==> flow/design.v <==
module Cfu (
    input               cmd_valid,
    output              cmd_ready,
    input      [9:0]    cmd_payload_function_id,
    input      [31:0]   cmd_payload_inputs_0,
    input      [31:0]   cmd_payload_inputs_1,
    output reg          rsp_valid,
    input               rsp_ready,
    output reg [31:0]   rsp_payload_outputs_0,
    input               reset,
    input               clk
);
    wire signed [15:0] prod_0, prod_1, prod_2, prod_3;
    assign prod_0 = ($signed(cmd_payload_inputs_0[7:0])) * $signed(cmd_payload_inputs_1[7:0]);
    assign prod_1 = ($signed(cmd_payload_inputs_0[15:8])) * $signed(cmd_payload_inputs_1[15:8]);
    assign prod_2 = ($signed(cmd_payload_inputs_0[23:16])) * $signed(cmd_payload_inputs_1[23:16]);
    assign prod_3 = ($signed(cmd_payload_inputs_0[31:24])) * $signed(cmd_payload_inputs_1[31:24]);
    wire signed [31:0] sum_prods;
    assign sum_prods = prod_0 + prod_1 + prod_2 + prod_3;
    assign cmd_ready = ~rsp_valid;   
    always @(posedge clk) begin
        if (reset) begin
            rsp_payload_outputs_0 <= 32'b0;
            rsp_valid <= 1'b0;
        end else if (rsp_valid) begin
                rsp_valid <= ~rsp_ready;
            end else if (cmd_valid) begin
                    rsp_valid <= 1'b1;
                    rsp_payload_outputs_0 <= |cmd_payload_function_id[9:3]
                        ? 32'b0
                        : rsp_payload_outputs_0 + sum_prods;
                end
            end
endmodule
# Step by step through the tools: Cfu

The steps from the RTL of Cfu to its reports follow in flow order.
Line numbers count from 1 in the design file above.
Library cell names are shortened.
A cell with n/a has no value.

Top module: Cfu
Clock input: clk
Library: sky130hd
Corner: tt_025C_1v80

# Word level

Yosys after proc, flatten, opt, wreduce and memory -nomap, before mapping. Enables and synchronous resets that opt folds into registers are not counted as muxes. Memory bits, and registers merged into a memory's read port (data or address), are not among the register bits. Print and check cells are not counted. Equal cells are merged and count once.

Add/sub/neg operators: 4
Multipliers: 4
Divide/modulo/power cells: 0
Order comparisons: 0
Eq/ne operators: 0
Shift-type cells: 0
Mux-type cells: 3
Bitwise operators: 2
Reductions and logical operators: 2

Operators by type and width:

| operator                   | number |
| multiplier 8 x 8 -> 16 bit | 4 |
| adder 32 bit               | 1 |
| two-way mux 32 bit         | 1 |
| adder 18 x 16 -> 19 bit    | 1 |
| adder 17 x 16 -> 18 bit    | 1 |
| adder 16 x 16 -> 17 bit    | 1 |
| OR reduction 7 bit         | 1 |
| inverter 1 bit             | 2 |
| AND reduction 2 bit        | 1 |
| two-way mux 1 bit          | 2 |

Register bits: 33
Bits in latches: 0
Bits in writable memories: 0
ROM bits: 0
Clocked read ports x word width: 0
Memory cells: 0
Output and inout bits: 34
Elaborated cells: 17

# Logic depth

Longest topological path by Yosys (ltp), each cell counted once; first at word level (registers and memories cut), then after technology mapping (sequential cells cut; the memories' decode and read muxes count).

Depth after elaboration: 6
ABC_AREA: 1
Depth in mapped cells: 45
Depth with buffers taken out: 44

# Mapped cells and area

Source: synth_stat.txt of the flow (Yosys; design flattened, memories mapped). It holds for the ABC_AREA given above (unset counts as 0); a run with the other value may have another netlist.
Totals and module areas in this step are rounded.

Cells by type:

| cell type | number |
| fa_1      | 327 |
| inv_1     | 607 |
| nand2_1   | 452 |
| ha_1      | 133 |
| dfxtp_1   | 33 |
| a21oi_1   | 77 |
| nand3_1   | 60 |
| clkbuf_1  | 69 |
| nor2_1    | 64 |
| or2_2     | 28 |
| o21ai_0   | 17 |
| xnor2_1   | 8 |
| nand2_2   | 11 |
| nand4_1   | 11 |
| xor2_1    | 6 |
| nand3_2   | 4 |
| nand3b_1  | 4 |
| o21bai_1  | 4 |

Not listed: further types 22, cells in them 44.

Standard cells after synthesis: 1959
Chip area (Yosys): 14960 um2
Flip-flops: 33
Buffer cells: 72

# Timing after synthesis

OpenSTA on the mapped netlist: ideal clock, no wires. The path of least setup slack (recovery checks aside). Input and output delay are each 20% of the period. Register names are those of the netlist, which keeps one name where synthesis merged equal registers.

Path kind: input port to flip-flop
Start point: input port cmd_payload_inputs_0[23]
End point: register rsp_payload_outputs_0[21]
Period: 12000 ps
External input delay: 2400 ps
Library setup time: 132 ps
Launch time at the first pin: 2400 ps
Arrival time: 9666 ps
Data required time: 11868 ps
Slack: 2202 ps
Path delay: 7398 ps
Driving pins on the path: 31
Synthesis period reached: 9798 ps

"path delay" = arrival - input delay + setup time.
"driving pins on the path": output pins that drive a net of the path, with the launching flip-flop's if there is one; two outputs of one cell count as two.
"synthesis period reached" is the clock period less the worst setup slack; recovery checks do not enter. This is arithmetic on one report: input and output delays are still those of the set period (20% each).
Between the ends stands the longest chain of elaborated cells between them, by number of cells; it is not shown to be the way that was timed. Of several equally long chains one is given.
A line is the first line of the expression or statement that the cell stems from. Yosys adds cells for indexed reads and writes and turns some case tables into memories.

Path through: clkbuf_1 nand2_1 inv_1 fa_1 fa_1 fa_1 inv_1 fa_1 inv_1 fa_1 fa_1 inv_1 fa_1 fa_1 inv_1 ha_1 nand2_1 or2_2 nand3_1 a21oi_1 nand3_1 nand2_1 ha_1 a21oi_1 o21bai_1 o21bai_1 a21oi_1 nand2_1 or2_1 nand3_1 a21oi_1
Length of the longest elaborated chain: 5
Elaborated cells on any way between the ends: 5
Source lines of those cells: 4

RTL lines, path post-synthesis:

| what                       | RTL line | source |
| start, declared            | 5        | `input      [31:0]   cmd_payload_inputs_0,` |
| multiplier 8 x 8 -> 16 bit | 16       | `assign prod_2 = ($signed(cmd_payload_inputs_0[23:16])) * $signed(cmd_payload_inputs_1[23:16]);` |
| adder 17 x 16 -> 18 bit    | 19       | `assign sum_prods = prod_0 + prod_1 + prod_2 + prod_3;` |
| adder 18 x 16 -> 19 bit    | 19       |  |
| adder 32 bit               | 31       | `: rsp_payload_outputs_0 + sum_prods;` |
| two-way mux 32 bit         | 29       | `rsp_payload_outputs_0 <= \|cmd_payload_function_id[9:3]` |
| end, assigned              | 23       | `rsp_payload_outputs_0 <= 32'b0;` |
| end, assigned              | 29       |  |
| end, declared              | 9        | `output reg [31:0]   rsp_payload_outputs_0,` |

# Timing after layout

From the final timing report of run 1: the path of least setup slack in the routed layout; clock arrival at registers is part of the times.
The report prints the path's times to 10 ps; the period is as set.

Path kind: input port to flip-flop
Start point: input port cmd_payload_inputs_1[7]
End point: register rsp_payload_outputs_0[28]
Period: 12000 ps
External input delay: 2400 ps
Library setup time: 140 ps
Launch time at the first pin: 2400 ps
Arrival time: 12450 ps
Data required time: 12170 ps
Slack: -280 ps
Driving pins on the path: 33

Between the ends stands the longest chain of elaborated cells between them, by number of cells; it is not shown to be the way that was timed. Of several equally long chains one is given.

Path through: clkdlybuf4s50_1 inv_1 or2_2 fa_1 inv_1 fa_1 inv_1 fa_1 fa_1 inv_1 fa_1 fa_1 fa_1 inv_1 fa_1 inv_1 ha_1 nand2_1 nor2_1 and3_1 a21oi_1 nand3_1 nand2_1 ha_1 nand2_1 o21ai_0 a21oi_1 nor3_1 nor2_1 nand2_1 nand2_1 nand3_1 a21oi_1
Length of the longest elaborated chain: 6
Elaborated cells on any way between the ends: 6
Source lines of those cells: 4

RTL lines, path after layout:

| what                       | RTL line | source |
| start, declared            | 6        | `input      [31:0]   cmd_payload_inputs_1,` |
| multiplier 8 x 8 -> 16 bit | 14       | `assign prod_0 = ($signed(cmd_payload_inputs_0[7:0])) * $signed(cmd_payload_inputs_1[7:0]);` |
| adder 16 x 16 -> 17 bit    | 19       | `assign sum_prods = prod_0 + prod_1 + prod_2 + prod_3;` |
| adder 17 x 16 -> 18 bit    | 19       |  |
| adder 18 x 16 -> 19 bit    | 19       |  |
| adder 32 bit               | 31       | `: rsp_payload_outputs_0 + sum_prods;` |
| two-way mux 32 bit         | 29       | `rsp_payload_outputs_0 <= \|cmd_payload_function_id[9:3]` |
| end, assigned              | 23       | `rsp_payload_outputs_0 <= 32'b0;` |
| end, assigned              | 29       |  |
| end, declared              | 9        | `output reg [31:0]   rsp_payload_outputs_0,` |

--- measured runs ---
Module Cfu, platform sky130hd: 2 stored runs of the flow (Yosys, OpenROAD) with differing settings, in no particular order. Input and output delays are each 20% of the period that was set; the output load is 0.01 pF.
"achieved clock period" = clock period - worst setup slack. The figure is calculated, with input and output delays left at 20% of the set period.
"worst path time" = time allowed to the worst setup path (clock period - input delay - output delay, where it has them) - its slack; a late launch clock adds to it, a late capture clock takes from it.
"worst path time" is known to 10 ps.
Measured values are rounded.

## Run 1

==> flow/run.sh <==
#!/bin/bash
# the make line also repeats the synthesis and layout settings of config.mk as NAME=value (left out here)
make -C /OpenROAD-flow-scripts/flow DESIGN_CONFIG=/design/flow/config.mk WORK_HOME=/design/flow/orfs CLKGATE_MAP_FILE= finish
==> flow/config.mk <==
export PLATFORM = sky130hd
export DESIGN_NAME = Cfu
export DESIGN_NICKNAME = Cfu
export VERILOG_FILES = /design/flow/design.v
export SDC_FILE = /design/flow/constraint.sdc
export NUM_CORES = 4
export LEC_CHECK = 0
export ABC_AREA = 1
export CAP_MARGIN = 20
export CELL_PAD_IN_SITES_DETAIL_PLACEMENT = 2
export CELL_PAD_IN_SITES_GLOBAL_PLACEMENT = 3
export CORE_ASPECT_RATIO = 0.75
export CORE_MARGIN = 9
export CORE_UTILIZATION = 44
export CTS_CLUSTER_SIZE = 30
export GPL_TIMING_DRIVEN = 0
export MAX_ROUTING_LAYER = met5
export MIN_ROUTING_LAYER = met2
export SETUP_SLACK_MARGIN = -0.59
export SLEW_MARGIN = 10
export TNS_END_PERCENT = 25
==> flow/constraint.sdc <==
create_clock -name core_clock -period 12.0 [get_ports {clk}]
set_input_delay 2.4000 -clock core_clock [delete_from_list [all_inputs] [get_ports {clk}]]
set_output_delay 2.4000 -clock core_clock [all_outputs]
set_load 0.01 [all_outputs]

| result of run 1 | value |
|---|---|
| Yosys chip area after synthesis | 14960 um2 |
| full die area | 41030 um2 |
| area of the standard cells in the finished layout | 16140 um2 |
| post-layout utilization | 0.481 |
| setup slack of the critical path | -275 ps |
| worst hold slack in the final report | 498 ps |
| achieved clock period | 12275 ps |
| worst path time | 9880 ps |
| worst setup path type | input port to flip-flop |

## Run 2

==> flow/run.sh <==
#!/bin/bash
# the make line also repeats the synthesis and layout settings of config.mk as NAME=value (left out here)
make -C /OpenROAD-flow-scripts/flow DESIGN_CONFIG=/design/flow/config.mk WORK_HOME=/design/flow/orfs CLKGATE_MAP_FILE= finish
==> flow/config.mk <==
export PLATFORM = sky130hd
export DESIGN_NAME = Cfu
export DESIGN_NICKNAME = Cfu
export VERILOG_FILES = /design/flow/design.v
export SDC_FILE = /design/flow/constraint.sdc
export NUM_CORES = 4
export LEC_CHECK = 0
export CAP_MARGIN = 20
export CELL_PAD_IN_SITES_DETAIL_PLACEMENT = 1
export CORE_MARGIN = 4
export CORE_UTILIZATION = 22
export CTS_CLUSTER_SIZE = 83
export GPL_TIMING_DRIVEN = 1
export HOLD_SLACK_MARGIN = 0.23
export MAX_ROUTING_LAYER = met4
export MIN_ROUTING_LAYER = met1
export SLEW_MARGIN = 30
==> flow/constraint.sdc <==
create_clock -name core_clock -period 12.0 [get_ports {clk}]
set_input_delay 2.4000 -clock core_clock [delete_from_list [all_inputs] [get_ports {clk}]]
set_output_delay 2.4000 -clock core_clock [all_outputs]
set_load 0.01 [all_outputs]

| result of run 2 | value |
|---|---|
| Yosys chip area after synthesis | 13800 um2 |
| full die area | 66780 um2 |
| area of the standard cells in the finished layout | 16200 um2 |
| post-layout utilization | 0.262 |
| setup slack of the critical path | 534 ps |
| worst hold slack in the final report | 479 ps |
| achieved clock period | 11466 ps |
| worst path time | 9070 ps |
| worst setup path type | input port to flip-flop |
--- end ---
